==> flow/design.v <==
module ALU(
    input [7:0] reg_data_A,      
    input [7:0] reg_data_B,
    input [3:0] ALU_Sel,
    output reg [3:0] NZVC,   
    output reg [7:0] Result
);
    reg [8:0] temp;   
	localparam ADD = 4'd0, SUB = 4'd1,
			LAND= 4'd2, LOR = 4'd3,
			BAND= 4'd4, BOR = 4'd5, XOR = 4'd6,
			INC = 4'd7, DEC = 4'd8;
	always @* begin
        {Result, temp, NZVC} = {8'b0, 9'b0, 4'b0};
        case(ALU_Sel)
            ADD: temp = {1'b0, reg_data_A} + {1'b0, reg_data_B};                         
            SUB: temp = {1'b0, reg_data_A} - {1'b0, reg_data_B};            				  
            LAND: Result = reg_data_A != 0 && reg_data_B != 0 ? 8'h01 : 8'h00;           
            LOR: Result = reg_data_A != 0 || reg_data_B != 0 ? 8'h01 : 8'h00;             
            BAND: Result = reg_data_A & reg_data_B;            									 
            BOR: Result = reg_data_A | reg_data_B;                                        
            XOR: Result = reg_data_A ^ reg_data_B;                                        
            INC: temp = {1'b0, reg_data_A} + 9'b1;                                        
            DEC: temp = {1'b0, reg_data_A} - 9'b1;                                       
        endcase
		if (ALU_Sel==ADD || ALU_Sel==SUB || ALU_Sel==INC || ALU_Sel==DEC)
				Result = temp[7:0];
		NZVC[3] = Result[7];                  
        NZVC[2] = ~|Result;                   
        if (ALU_Sel==ADD || ALU_Sel==INC) begin
            NZVC[1] = (reg_data_A[7]^Result[7]) & ~(reg_data_A[7]^reg_data_B[7]);  
            NZVC[0] = temp[8];                                                     
        end
        else if (ALU_Sel==SUB || ALU_Sel==DEC) begin
            NZVC[1] = (reg_data_A[7]^Result[7]) &  (reg_data_A[7]^reg_data_B[7]);  
            NZVC[0] = temp[8];                                                     
        end
    end
endmodule
module register_file(
    input clk,
    input reset,
    input [3:0] read_addr_A,
    input [3:0] read_addr_B,
    input [3:0] write_addr,
    input [7:0] write_data,
    input write_enable,
    output [7:0] read_data_A,
    output [7:0] read_data_B
);
    reg [7:0] registers [0:15];
    integer i;
    always @(posedge clk) begin
        if (!reset) begin
            for (i = 0; i < 16; i = i + 1) begin
                registers[i] <= 8'h00;
            end
        end else if (write_enable) begin
            registers[write_addr] <= write_data;
        end
    end
    assign read_data_A = registers[read_addr_A];
    assign read_data_B = registers[read_addr_B];   
endmodule
module data_path (
    input  logic        clk,
    input  logic        reset,
    input  logic        IR_Load,
    input  logic        MAR_Load,
    input  logic        PC_Load,
    input  logic        PC_Inc,
    input  logic        CCR_Load,
    input  logic [1:0]  Bus1_Sel,
    input  logic [2:0]  Bus2_Sel,
    input  logic        addr_sel,         
	 input  logic [3:0]  ALU_Sel,
    input  logic [7:0]  from_memory,
    input  logic [7:0]  alu_result,
    input  logic [7:0]  reg_data_A,
    input  logic [7:0]  reg_data_B,
    input  logic [3:0]  NZVC,
    input  logic [7:0]  immediate_value, 
    input  logic [7:0]  address_value, 
    output logic [7:0]  address,
    output logic [7:0]  to_memory,
    output logic [7:0]  bus2_data,        
    output logic [3:0]  CCR_Result,
    output logic [7:0]  IR                
);
    logic [7:0] PC, MAR, IR_reg;
    logic [3:0] CCR;
	 logic [7:0] BUS1;
	 logic [7:0] BUS2;
    assign BUS1 = (Bus1_Sel == 2'd0) ? PC         :
                       (Bus1_Sel == 2'd1) ? reg_data_A :
                                           reg_data_B;
    assign BUS2 = (Bus2_Sel == 3'd0) ? alu_result     :
                       (Bus2_Sel == 3'd1) ? BUS1           :
                       (Bus2_Sel == 3'd2) ? from_memory    :
                       (Bus2_Sel == 3'd3) ? immediate_value:  
                       (Bus2_Sel == 3'd4) ? address_value  : 8'h00;
    assign bus2_data = BUS2;  
    always_ff @(posedge clk or negedge reset) begin
        if (!reset) begin
            PC      <= 8'h00;
            MAR     <= 8'h00;
            IR_reg  <= 8'h00;
            CCR     <= 4'h0;
        end
        else begin
            if (IR_Load) IR_reg <= BUS2;
            if (MAR_Load) MAR   <= BUS2;
            if (PC_Load)        PC <= BUS2;
            else if (PC_Inc)    PC <= PC + 1;
            if (CCR_Load)       CCR <= NZVC;
        end
    end
    assign IR       = IR_reg;
    assign address  = (addr_sel) ? MAR : PC;   
    assign to_memory= BUS1;
    assign CCR_Result = CCR;
endmodule
module control_unit (
    input logic clk,
    input logic reset,
    input logic [7:0] IR,
    input logic [7:0] from_memory,
    input logic [3:0] CCR_Result,
    output logic IR_Load,
    output logic MAR_Load,
    output logic PC_Load,
    output logic PC_Inc,
    output logic [3:0] reg_read_addr_A,
    output logic [3:0] reg_read_addr_B,
    output logic [3:0] reg_write_addr,
    output logic reg_write_enable,
    output logic [3:0] ALU_Sel,
    output logic CCR_Load,
    output logic [2:0] Bus2_Sel,
    output logic [1:0] Bus1_Sel,
    output logic ALU_B_Sel,
    output logic write,
    output logic [7:0] immediate_out,
    output logic [7:0] address_out,
    output logic addr_sel
);
    typedef enum logic [2:0] {
        FETCH, DECODE, EXECUTE, LOADSTORE, DATA, BRANCH
    } state_t;
    state_t state, next;
    logic [3:0] cycle_count;
    logic [7:0] reg_operand_1, reg_operand_2;
    logic LoadStoreOP, DataOP, BranchOP;
    always_ff @(posedge clk) begin
        if (state==FETCH && cycle_count==3) reg_operand_1 <= from_memory;  
        if (state==FETCH && cycle_count==5) reg_operand_2 <= from_memory;  
    end
    assign immediate_out = (IR[7:4]==4'h2) ? reg_operand_1 : reg_operand_2;
    assign address_out   = reg_operand_2;
    always_ff @(posedge clk or negedge reset) begin
        if (!reset) begin
            state <= FETCH;
            cycle_count <= 4'd0;
        end else if (state != next) begin
				 state <= next;
				 cycle_count <= 4'd0;
			end else
				 cycle_count <= cycle_count + 4'd1;
	 end
    always_comb begin
        next = state;
        unique case (state)
            FETCH: if (cycle_count==4'd5)
                        next = DECODE;
            DECODE: next = EXECUTE;
            EXECUTE: case(IR[7:4])
                          4'h8 : next = LOADSTORE;
                          4'h9 : next = DATA;
                          4'hA : next = LOADSTORE;
                          4'h2 : next = BRANCH;
                          default : next = FETCH;
                       endcase
            LOADSTORE: if ( (IR==8'h80) || cycle_count==3'd2)
							next = FETCH;
            DATA:      if (cycle_count==3'd0)
                            next = FETCH;
            BRANCH:    if (cycle_count==3'd1)
                            next = FETCH;
            default:   next = FETCH;
        endcase
    end
    typedef logic [24:0] ctrl_t;   
	 ctrl_t ctrl;
    function automatic ctrl_t CTL (
        input logic         a_sel, b_sel, wr, ccr_load, reg_we,
        input logic [3:0]   alu, reg_wa,
        input logic [1:0]   b1,
        input logic [2:0]   b2,
        input logic         pc_inc, pc_load, mar_load, ir_load
    );
        CTL = {a_sel, b_sel, wr, ccr_load, reg_we,
                alu, reg_wa, b1, b2, pc_inc, pc_load,
                mar_load, ir_load};
    endfunction
    localparam ctrl_t
        C_NOP  = CTL(1'b0,1'b0,1'b0,1'b0,1'b0, 4'd0,4'd0, 2'd0,3'd0, 1'b0,1'b0,1'b0,1'b0),
        CF0    = CTL(1'b0,1'b0,1'b0,1'b0,1'b0, 4'd0,4'd0, 2'd0,3'b001, 1'b0,1'b0,1'b1,1'b0),
        CF1    = CTL(1'b0,1'b0,1'b0,1'b0,1'b0, 4'd0,4'd0, 2'd0,3'b010, 1'b1,1'b0,1'b0,1'b1),
        CF2    = CF0,
        CF3    = CTL(1'b0,1'b0,1'b0,1'b0,1'b0, 4'd0,4'd0, 2'd0,3'b010, 1'b1,1'b0,1'b0,1'b0),
        CF4    = CF0,
        CF5    = CF3;
    function automatic ctrl_t INC_and_DEC (input logic inc, input logic [3:0] r);
        INC_and_DEC = CTL(1'b1, 1'b0,           
                   1'b1, 1'b1, 1'b1,         
                   inc ? 4'd7 : 4'd8,   
                   r,
                   2'd1, 3'd0,      
                   1'b0,1'b0,1'b0,1'b0);
    endfunction
    function automatic ctrl_t decode(
        input state_t       state,
        input logic [2:0]   cycle_count,
        input logic [7:0]   ir
    );
        ctrl_t c;
        logic [3:0] alu;
        logic pc_load;
        c = C_NOP;
         unique case (state)
            FETCH: case (cycle_count)
                    4'd0: c = CF0;
                    4'd1: c = CF1;
                    4'd2: c = CF2;
                    4'd3: c = CF3;
                    4'd4: c = CF4;
                    4'd5: c = CF5;
                endcase
            LOADSTORE: begin
                if ((ir==8'h80) && (cycle_count==3'b0)) begin               
                    c = CTL(1'b0,1'b0,1'b0,1'b0,1'b1, 4'd0, reg_operand_1[3:0], 2'd0,3'b011,1'b0,1'b0,1'b0,1'b0);
                end
                else if ((ir[7:4]==4'hA) && (cycle_count==3'b0)) begin      
                    c = CTL(1'b0,1'b0,1'b0,1'b0,1'b0, 4'd0,4'd0, 2'd0,3'b001, 1'b0,1'b0,1'b1,1'b0);
                end
                else if ((ir[7:4]==4'hA) && (cycle_count==3'd2)) begin                  
                    c = INC_and_DEC(ir==8'hA0, reg_operand_1[3:0]);
                end
            end
            DATA: if (cycle_count==4'd0) begin
                case (ir[2:0])
                    3'b000: alu = 4'd0;    
                    3'b001: alu = 4'd1;    
                    3'b010: alu = 4'd4;    
                    3'b011: alu = 4'd5;    
                    3'b100: alu = 4'd6;    
                    default: alu = 4'd0;
                endcase
                c = CTL(1'b0,1'b0,1'b0,1'b1,1'b1, alu, reg_operand_1[3:0], 2'd1, 3'd0, 1'b0,1'b0,1'b0,1'b0);
            end
            BRANCH: begin
                if (cycle_count==4'd0)
                    c = CTL(1'b1,1'b1,1'b0,1'b0,1'b0, 4'd0,4'd0, 2'd0,3'd0, 1'b0,1'b0,1'b0,1'b0);
                if (cycle_count==4'd1) begin
                    case (ir[2:0])
                        3'b000: pc_load = 1'b1;               
                        3'b011: pc_load = ~CCR_Result[2];     
                        3'b100: pc_load =  CCR_Result[2];     
                        default: pc_load = 1'b0;
                    endcase
                    c = CTL(1'b0,1'b0,1'b0,1'b0,1'b0, 4'd0,4'd0, 2'd0,3'd0, 1'b0, pc_load, 1'b0,1'b0);
                end
            end
            DECODE: ;
            EXECUTE: ;
            default: ;
        endcase
        decode = c;
    endfunction
    always_comb ctrl = decode(state, cycle_count, IR);
    assign { addr_sel, ALU_B_Sel, write, CCR_Load, reg_write_enable,
             ALU_Sel,
             reg_write_addr,
             Bus1_Sel, Bus2_Sel,
             PC_Inc, PC_Load, MAR_Load, IR_Load } = ctrl;
    assign reg_read_addr_A = (state==DATA || (state==LOADSTORE && IR[7:4]==4'hA)) ? reg_operand_1[3:0] : 4'd0;
    assign reg_read_addr_B = (state==DATA) ? reg_operand_2[3:0] : 4'd0;
endmodule
module cpu(
    input clk,
    input reset,
    output [7:0] address,
    input [7:0] from_memory,
    output write,
    output [7:0] to_memory
);
    wire        IR_Load;
    wire [7:0]  IR;
    wire        MAR_Load;
    wire        PC_Load;
    wire        PC_Inc;
    wire [3:0]  ALU_Sel;
    wire [3:0]  CCR_Result;
    wire        CCR_Load;
    wire [2:0]  Bus2_Sel;
    wire [1:0]  Bus1_Sel;
    wire [7:0]  immediate_value;
    wire [7:0]  address_value;
    wire        ALU_B_Sel;
    wire        addr_sel;        
    wire [3:0] reg_read_addr_A, reg_read_addr_B, reg_write_addr;
    wire [7:0] reg_read_data_A, reg_read_data_B, reg_write_data;
    wire reg_write_enable;
    wire [7:0] alu_result;
    wire [3:0] NZVC;
    control_unit control_unit1 (
        .clk(clk),
        .reset(reset),
        .IR_Load(IR_Load),
        .IR(IR),
        .MAR_Load(MAR_Load),
        .PC_Load(PC_Load),
        .PC_Inc(PC_Inc),
        .reg_read_addr_A(reg_read_addr_A),
        .reg_read_addr_B(reg_read_addr_B),
        .reg_write_addr(reg_write_addr),
        .reg_write_enable(reg_write_enable),
        .ALU_Sel(ALU_Sel),
        .CCR_Result(CCR_Result),
        .CCR_Load(CCR_Load),
        .Bus2_Sel(Bus2_Sel),
        .Bus1_Sel(Bus1_Sel),
        .ALU_B_Sel(ALU_B_Sel),
        .write(write),
        .from_memory(from_memory),
        .immediate_out(immediate_value),
        .address_out(address_value),
        .addr_sel(addr_sel)
    );
    data_path data_path1 (
        .clk(clk),
        .reset(reset),
        .IR_Load(IR_Load),
        .IR(IR),
        .MAR_Load(MAR_Load),
        .address(address),
        .PC_Load(PC_Load),
        .PC_Inc(PC_Inc),
        .ALU_Sel(ALU_Sel),
        .CCR_Result(CCR_Result),
        .CCR_Load(CCR_Load),
        .Bus2_Sel(Bus2_Sel),
        .Bus1_Sel(Bus1_Sel),
        .from_memory(from_memory),
        .to_memory(to_memory),
        .bus2_data(reg_write_data),
        .alu_result(alu_result),
        .reg_data_A(reg_read_data_A),
        .reg_data_B(reg_read_data_B),
        .NZVC(NZVC),
        .immediate_value(immediate_value),
        .address_value(address_value),
        .addr_sel(addr_sel)
    );
    register_file reg_file (
        .clk(clk),
        .reset(reset),
        .read_addr_A(reg_read_addr_A),
        .read_addr_B(reg_read_addr_B),
        .write_addr(reg_write_addr),
        .write_data(reg_write_data),
        .write_enable(reg_write_enable),
        .read_data_A(reg_read_data_A),
        .read_data_B(reg_read_data_B)
    );
    ALU alu1 (
        .reg_data_A(reg_read_data_A),
        .reg_data_B(reg_read_data_B),
        .ALU_Sel(ALU_Sel),
        .NZVC(NZVC),
        .Result(alu_result)
    );
endmodule
Ticket comment

* Step by step through the tools: cpu
Module cpu before and after one edit of its RTL, step after step.
Lines under "before" count in the file above, lines under "after" in the edited file.
"difference": "after" minus "before" as printed here.
The mark - stands for no value.
- Top module :: cpu
- Clock port :: clk
- Cell library :: sky130hd
- Timing corner :: tt_025C_1v80

* The edit
The edit as a unified diff against the file above.
A script made this edit. It changes what the design does and was not meant as an optimisation.
#+begin_src diff
@@ -18,5 +18,5 @@
             LAND: Result = reg_data_A != 0 && reg_data_B != 0 ? 8'h01 : 8'h00;           
             LOR: Result = reg_data_A != 0 || reg_data_B != 0 ? 8'h01 : 8'h00;             
-            BAND: Result = reg_data_A & reg_data_B;            									 
+            BAND: Result = reg_data_A | reg_data_B;            									 
             BOR: Result = reg_data_A | reg_data_B;                                        
             XOR: Result = reg_data_A ^ reg_data_B;                                        
#+end_src

* Word level
Yosys after proc, flatten, opt, wreduce and memory -nomap, before mapping. Memory bits, and registers merged into a memory's read port (data or address), are not among the register bits. Print and check cells are not counted. Equal cells are merged and count once.
Memory sizes are those after Yosys's memory passes, which may raise the word count (mostly to a power of two), join words into wider ones and drop unused or constant bits.
** Storage and ports
- register bits after elaboration :: before 50, after 50, difference 0
- memory bits (writable) :: before 128, after 128, difference 0
- memory cells :: before 1, after 1, difference 0
- bits of input ports :: before 10, after 10, difference 0
- output and inout bits :: before 17, after 17, difference 0
- elaborated cells :: before 139, after 139, difference 0
** Operators by class
- add/subtract/negate cells :: before 6, after 6, difference 0
- equal/unequal tests :: before 38, after 38, difference 0
- multiplexer cells :: before 47, after 47, difference 0
- bitwise operators :: before 9, after 8, difference -1
- reduce/logical cells :: before 30, after 31, difference +1
** Operators by type and width
- OR reduction 2 bit :: before 2, after 3, difference +1
- AND 8 bit :: before 1, after 0, difference -1
- case mux 8 bit (select 5 bit) :: before 1, after 0, difference -1
- case mux 8 bit (select 4 bit) :: before 0, after 1, difference +1
Unchanged operator kinds not shown: 44.

* Depth
Yosys ltp: most cells in a row. Word level: on the elaborated netlist, between registers, memories and ports. Mapped: between sequential cells and ports; inverters and the memories' decode and read muxes count.
** Logic depth
- word-level depth :: before 15, after 15, difference 0
- ABC_AREA :: before 0, after 0
- gate-level depth with buffers :: before 25, after 24, difference -1
- gate-level depth less buffers :: before 20, after 20, difference 0

* Synthesis result
Source: synth_stat.txt of the flow (Yosys; design flattened, memories mapped). It holds for the ABC_AREA given above (unset counts as 0); a run with the other value may have another netlist.
** Cells by type
- sky130_fd_sc_hd__o21ai_0 :: before 56, after 31, difference -25
- sky130_fd_sc_hd__clkbuf_1 :: before 28, after 51, difference +23
- sky130_fd_sc_hd__nand2_1 :: before 82, after 104, difference +22
- sky130_fd_sc_hd__a221oi_1 :: before 9, after 31, difference +22
- sky130_fd_sc_hd__mux2_2 :: before 26, after 10, difference -16
- sky130_fd_sc_hd__nand3_1 :: before 22, after 10, difference -12
- sky130_fd_sc_hd__o221ai_1 :: before 15, after 3, difference -12
- sky130_fd_sc_hd__nor2_1 :: before 175, after 164, difference -11
- sky130_fd_sc_hd__a22oi_1 :: before 6, after 17, difference +11
- sky130_fd_sc_hd__a211oi_1 :: before 20, after 30, difference +10
- sky130_fd_sc_hd__a21oi_2 :: before 11, after 1, difference -10
- sky130_fd_sc_hd__nor3_2 :: before 0, after 10, difference +10
- sky130_fd_sc_hd__ha_1 :: before 30, after 22, difference -8
- sky130_fd_sc_hd__mux2i_1 :: before 36, after 43, difference +7
- sky130_fd_sc_hd__mux4_2 :: before 26, after 19, difference -7
- sky130_fd_sc_hd__o211ai_1 :: before 16, after 10, difference -6
- sky130_fd_sc_hd__a21o_1 :: before 9, after 3, difference -6
- sky130_fd_sc_hd__buf_4 :: before 9, after 3, difference -6
Unchanged cell types not shown: 10.
The list need not be complete.
** Mapped netlist
- cell count :: before 1031, after 1014, difference -17
- synthesis area (um^2) :: before 10887.9, after 10618.9, difference -269.0
- area of sequential cells (um^2) :: before 5124.9, after 5124.9, difference 0.0
- flip-flops :: before 176, after 176, difference 0
- buffers :: before 76, after 79, difference +3
By module: a second synthesis without flattening, with its own total; a netlist apart from the flattened one above.
** Second synthesis, totals
- cells (unflattened synthesis) :: before 986, after 953, difference -33
- area total of the unflattened synthesis (um^2) :: before 11781.3, after 11527.3, difference -254.0
Rows give one instance, submodules left out.
** By module, before
- register_file :: instances 1, cells 445, area 6930.4 um^2, seq. area 3843.7 um^2
- data_path :: instances 1, cells 165, area 1801.7 um^2, seq. area 700.7 um^2
- ALU :: instances 1, cells 235, area 1535.2 um^2, seq. area 0.0 um^2
- control_unit :: instances 1, cells 141, area 1514.0 um^2, seq. area 655.6 um^2
- cpu :: instances 1, cells 0, area 0.0 um^2, seq. area 0.0 um^2
** By module, after
- register_file :: instances 1, cells 445, area 6930.4 um^2, seq. area 3843.7 um^2
- data_path :: instances 1, cells 165, area 1801.7 um^2, seq. area 700.7 um^2
- control_unit :: instances 1, cells 141, area 1514.0 um^2, seq. area 655.6 um^2
- ALU :: instances 1, cells 202, area 1281.2 um^2, seq. area 0.0 um^2
- cpu :: instances 1, cells 0, area 0.0 um^2, seq. area 0.0 um^2

* Worst setup path after synthesis
Path of least setup slack by OpenSTA after synthesis, without wires, with an ideal clock, recovery checks aside; 20% of the period is set as input and as output delay. Where synthesis merged equal registers, the netlist keeps one of their names.
** Timing path after synthesis
- path type :: before register to register, after register to register
- start point :: before reg control_unit1.state[0], after reg data_path1.IR_reg[7]
- end point :: before mem reg_file.registers[11][7], after mem reg_file.registers[10][6]
- period (ns) :: before 7.0, after 7.0, difference 0.0
- library setup time (ns) :: before 0.266, after 0.265, difference -0.001
- time at the first pin (ns) :: before 0.000, after 0.000, difference 0.000
- data arrival time (ns) :: before 4.647, after 4.842, difference +0.195
- required time (ns) :: before 6.734, after 6.735, difference +0.001
- path slack (ns) :: before 2.087, after 1.894, difference -0.193
- delay of the path (ns) :: before 4.913, after 5.107, difference +0.194
- driving pins on the path :: before 22, after 23, difference +1
- buffers on the path :: before 3, after 4, difference +1
- synthesis period reached (ns) :: before 4.913, after 5.106, difference +0.193
"delay of the path" is the arrival time less input delay plus setup time.
"driving pins on the path" counts driving pins, that of a launching flip-flop among them; a cell with two outputs on the path counts twice.
"synthesis period reached" = period - worst setup slack (recovery checks aside). The figure is calculated, with input and output delays left at 20% of the set period.
Between the ends, after synthesis, before:
- Path through :: sky130_fd_sc_hd__dfrtp_1 -> sky130_fd_sc_hd__buf_2 -> sky130_fd_sc_hd__nor4bb_1 -> sky130_fd_sc_hd__buf_4 -> sky130_fd_sc_hd__mux2_2 -> sky130_fd_sc_hd__a221oi_1 -> sky130_fd_sc_hd__a22oi_2 -> sky130_fd_sc_hd__inv_2 -> sky130_fd_sc_hd__ha_1 -> sky130_fd_sc_hd__a221oi_1 -> sky130_fd_sc_hd__ha_1 -> sky130_fd_sc_hd__nor2b_1 -> sky130_fd_sc_hd__o2111ai_1 -> sky130_fd_sc_hd__nand3_1 -> sky130_fd_sc_hd__o41ai_1 -> sky130_fd_sc_hd__nor3_1 -> sky130_fd_sc_hd__mux2i_1 -> sky130_fd_sc_hd__a22oi_1 -> sky130_fd_sc_hd__a22o_1 -> sky130_fd_sc_hd__o21ai_4 -> sky130_fd_sc_hd__buf_6 -> sky130_fd_sc_hd__a21oi_2
** Ends and longest elaborated chain, after synthesis, before
- start: declaration :: RTL line 150 : state_t state, next;
- start: assignment :: RTL line 162 : state <= FETCH;
- start: assignment :: RTL line 165 : state <= next;
- end: declaration :: RTL line 51 : reg [7:0] registers [0:15];
before: Chain of elaborated cells between the ends: none given.
Between the ends, after synthesis, after:
- Path through :: sky130_fd_sc_hd__dfrtp_1 -> sky130_fd_sc_hd__buf_2 -> sky130_fd_sc_hd__nor4bb_1 -> sky130_fd_sc_hd__a21oi_2 -> sky130_fd_sc_hd__nor2_2 -> sky130_fd_sc_hd__buf_2 -> sky130_fd_sc_hd__mux4_2 -> sky130_fd_sc_hd__nand2_1 -> sky130_fd_sc_hd__a31o_2 -> sky130_fd_sc_hd__ha_1 -> sky130_fd_sc_hd__inv_1 -> sky130_fd_sc_hd__fa_1 -> sky130_fd_sc_hd__a21o_1 -> sky130_fd_sc_hd__a21oi_1 -> sky130_fd_sc_hd__o21bai_1 -> sky130_fd_sc_hd__a21oi_1 -> sky130_fd_sc_hd__xor2_1 -> sky130_fd_sc_hd__o221ai_1 -> sky130_fd_sc_hd__o211ai_1 -> sky130_fd_sc_hd__o21a_1 -> sky130_fd_sc_hd__clkbuf_1 -> sky130_fd_sc_hd__clkbuf_1 -> sky130_fd_sc_hd__nor2_1
** Ends and longest elaborated chain, after synthesis, after
- start: declaration :: RTL line 90 : logic [7:0] PC, MAR, IR_reg;
- start: assignment :: RTL line 107 : IR_reg  <= 8'h00;
- start: assignment :: RTL line 111 : if (IR_Load) IR_reg <= BUS2;
- end: declaration :: RTL line 51 : reg [7:0] registers [0:15];
after: Chain of elaborated cells between the ends: none given.

* Worst path after layout
From the final timing report of the runs of pair A: the path of least setup slack in the routed layout; clock arrival at registers is part of the times.
** Timing path post-layout
- path type :: before register to register, after register to register
- start point :: before reg control_unit1.state[2], after reg control_unit1.state[0]
- end point :: before mem reg_file.registers[1][7], after mem reg_file.registers[1][7]
- period (ns) :: before 6.25, after 6.25, difference 0.00
- library setup time (ns) :: before 0.29, after 0.26, difference -0.03
- time at the first pin (ns) :: before 0.43, after 0.44, difference +0.01
- data arrival time (ns) :: before 6.03, after 5.98, difference -0.05
- required time (ns) :: before 6.40, after 6.44, difference +0.04
- path slack (ns) :: before 0.37, after 0.46, difference +0.09
- driving pins on the path :: before 21, after 19, difference -2
- buffers on the path :: before 2, after 2, difference 0
Between the ends, post-layout, before:
- Path through :: sky130_fd_sc_hd__dfrtp_1 -> sky130_fd_sc_hd__nand4bb_2 -> sky130_fd_sc_hd__buf_4 -> sky130_fd_sc_hd__a221oi_1 -> sky130_fd_sc_hd__a211o_1 -> sky130_fd_sc_hd__a22oi_2 -> sky130_fd_sc_hd__inv_2 -> sky130_fd_sc_hd__ha_1 -> sky130_fd_sc_hd__a221oi_1 -> sky130_fd_sc_hd__ha_1 -> sky130_fd_sc_hd__nor2b_1 -> sky130_fd_sc_hd__o2111ai_1 -> sky130_fd_sc_hd__nand3_1 -> sky130_fd_sc_hd__o41ai_1 -> sky130_fd_sc_hd__nor3_1 -> sky130_fd_sc_hd__mux2i_1 -> sky130_fd_sc_hd__a22oi_1 -> sky130_fd_sc_hd__a22o_1 -> sky130_fd_sc_hd__o21ai_4 -> sky130_fd_sc_hd__buf_4 -> sky130_fd_sc_hd__a21oi_1
** Ends and longest elaborated chain, post-layout, before
- start: declaration :: RTL line 150 : state_t state, next;
- start: assignment :: RTL line 162 : state <= FETCH;
- start: assignment :: RTL line 165 : state <= next;
- end: declaration :: RTL line 51 : reg [7:0] registers [0:15];
before: Chain of elaborated cells between the ends: none given.
Between the ends, post-layout, after:
- Path through :: sky130_fd_sc_hd__dfrtp_1 -> sky130_fd_sc_hd__nor3b_1 -> sky130_fd_sc_hd__a21oi_2 -> sky130_fd_sc_hd__nor2_4 -> sky130_fd_sc_hd__buf_12 -> sky130_fd_sc_hd__a221oi_1 -> sky130_fd_sc_hd__a21oi_1 -> sky130_fd_sc_hd__a211oi_1 -> sky130_fd_sc_hd__a31oi_1 -> sky130_fd_sc_hd__ha_1 -> sky130_fd_sc_hd__o21a_1 -> sky130_fd_sc_hd__o31a_1 -> sky130_fd_sc_hd__o21ai_0 -> sky130_fd_sc_hd__a21oi_1 -> sky130_fd_sc_hd__xor2_1 -> sky130_fd_sc_hd__a221o_1 -> sky130_fd_sc_hd__nor4_4 -> sky130_fd_sc_hd__buf_4 -> sky130_fd_sc_hd__nor3_1
** Ends and longest elaborated chain, post-layout, after
- start: declaration :: RTL line 150 : state_t state, next;
- start: assignment :: RTL line 162 : state <= FETCH;
- start: assignment :: RTL line 165 : state <= next;
- end: declaration :: RTL line 51 : reg [7:0] registers [0:15];
after: Chain of elaborated cells between the ends: none given.

* Flow runs
Runs of the flow (Yosys, OpenROAD) on both versions; the two runs of a pair have the same settings. The constraints put input and output delay at 20% of the set period each and load the outputs with 0.01 pF.
Flow settings, pair A:
- CORE_UTILIZATION :: 40
- period_ns :: 6.25
- CAP_MARGIN :: 20
- CORE_MARGIN :: 2
- SLEW_MARGIN :: 20
** Final reports, pair A
- synthesis area (um^2) :: before 10887.9, after 10618.9, difference -269.0
- die size (um^2) :: before 28555.9, after 27867.3, difference -688.6
- utilization after layout (%) :: before 44.9, after 45.3, difference +0.4
- setup slack of the critical path (ns) :: before 0.370, after 0.459, difference +0.089
- summed negative setup slack (ns) :: before 0.000, after 0.000, difference 0.000
- period reached (ns) :: before 5.880, after 5.791, difference -0.089
Flow settings, pair B:
- CELL_PAD_IN_SITES_DETAIL_PLACEMENT :: 2
- CORE_UTILIZATION :: 23
- CTS_CLUSTER_DIAMETER :: 280
- GPL_TIMING_DRIVEN :: 1
- MAX_ROUTING_LAYER :: met4
- SETUP_SLACK_MARGIN :: 0.53
- SLEW_MARGIN :: 10
- TNS_END_PERCENT :: 100
- period_ns :: 11.1
- CAP_MARGIN :: 20
- CORE_MARGIN :: 2
** Final reports, pair B
- synthesis area (um^2) :: before 10887.9, after 10618.9, difference -269.0
- die size (um^2) :: before 49095.5, after 47904.1, difference -1191.4
- utilization after layout (%) :: before 26.1, after 26.5, difference +0.4
- setup slack of the critical path (ns) :: before 3.455, after 4.167, difference +0.712
- summed negative setup slack (ns) :: before 0.000, after 0.000, difference 0.000
- period reached (ns) :: before 7.645, after 6.933, difference -0.712
"period reached" means the clock period less the worst setup slack. The figure is calculated, with input and output delays left at 20% of the set period.
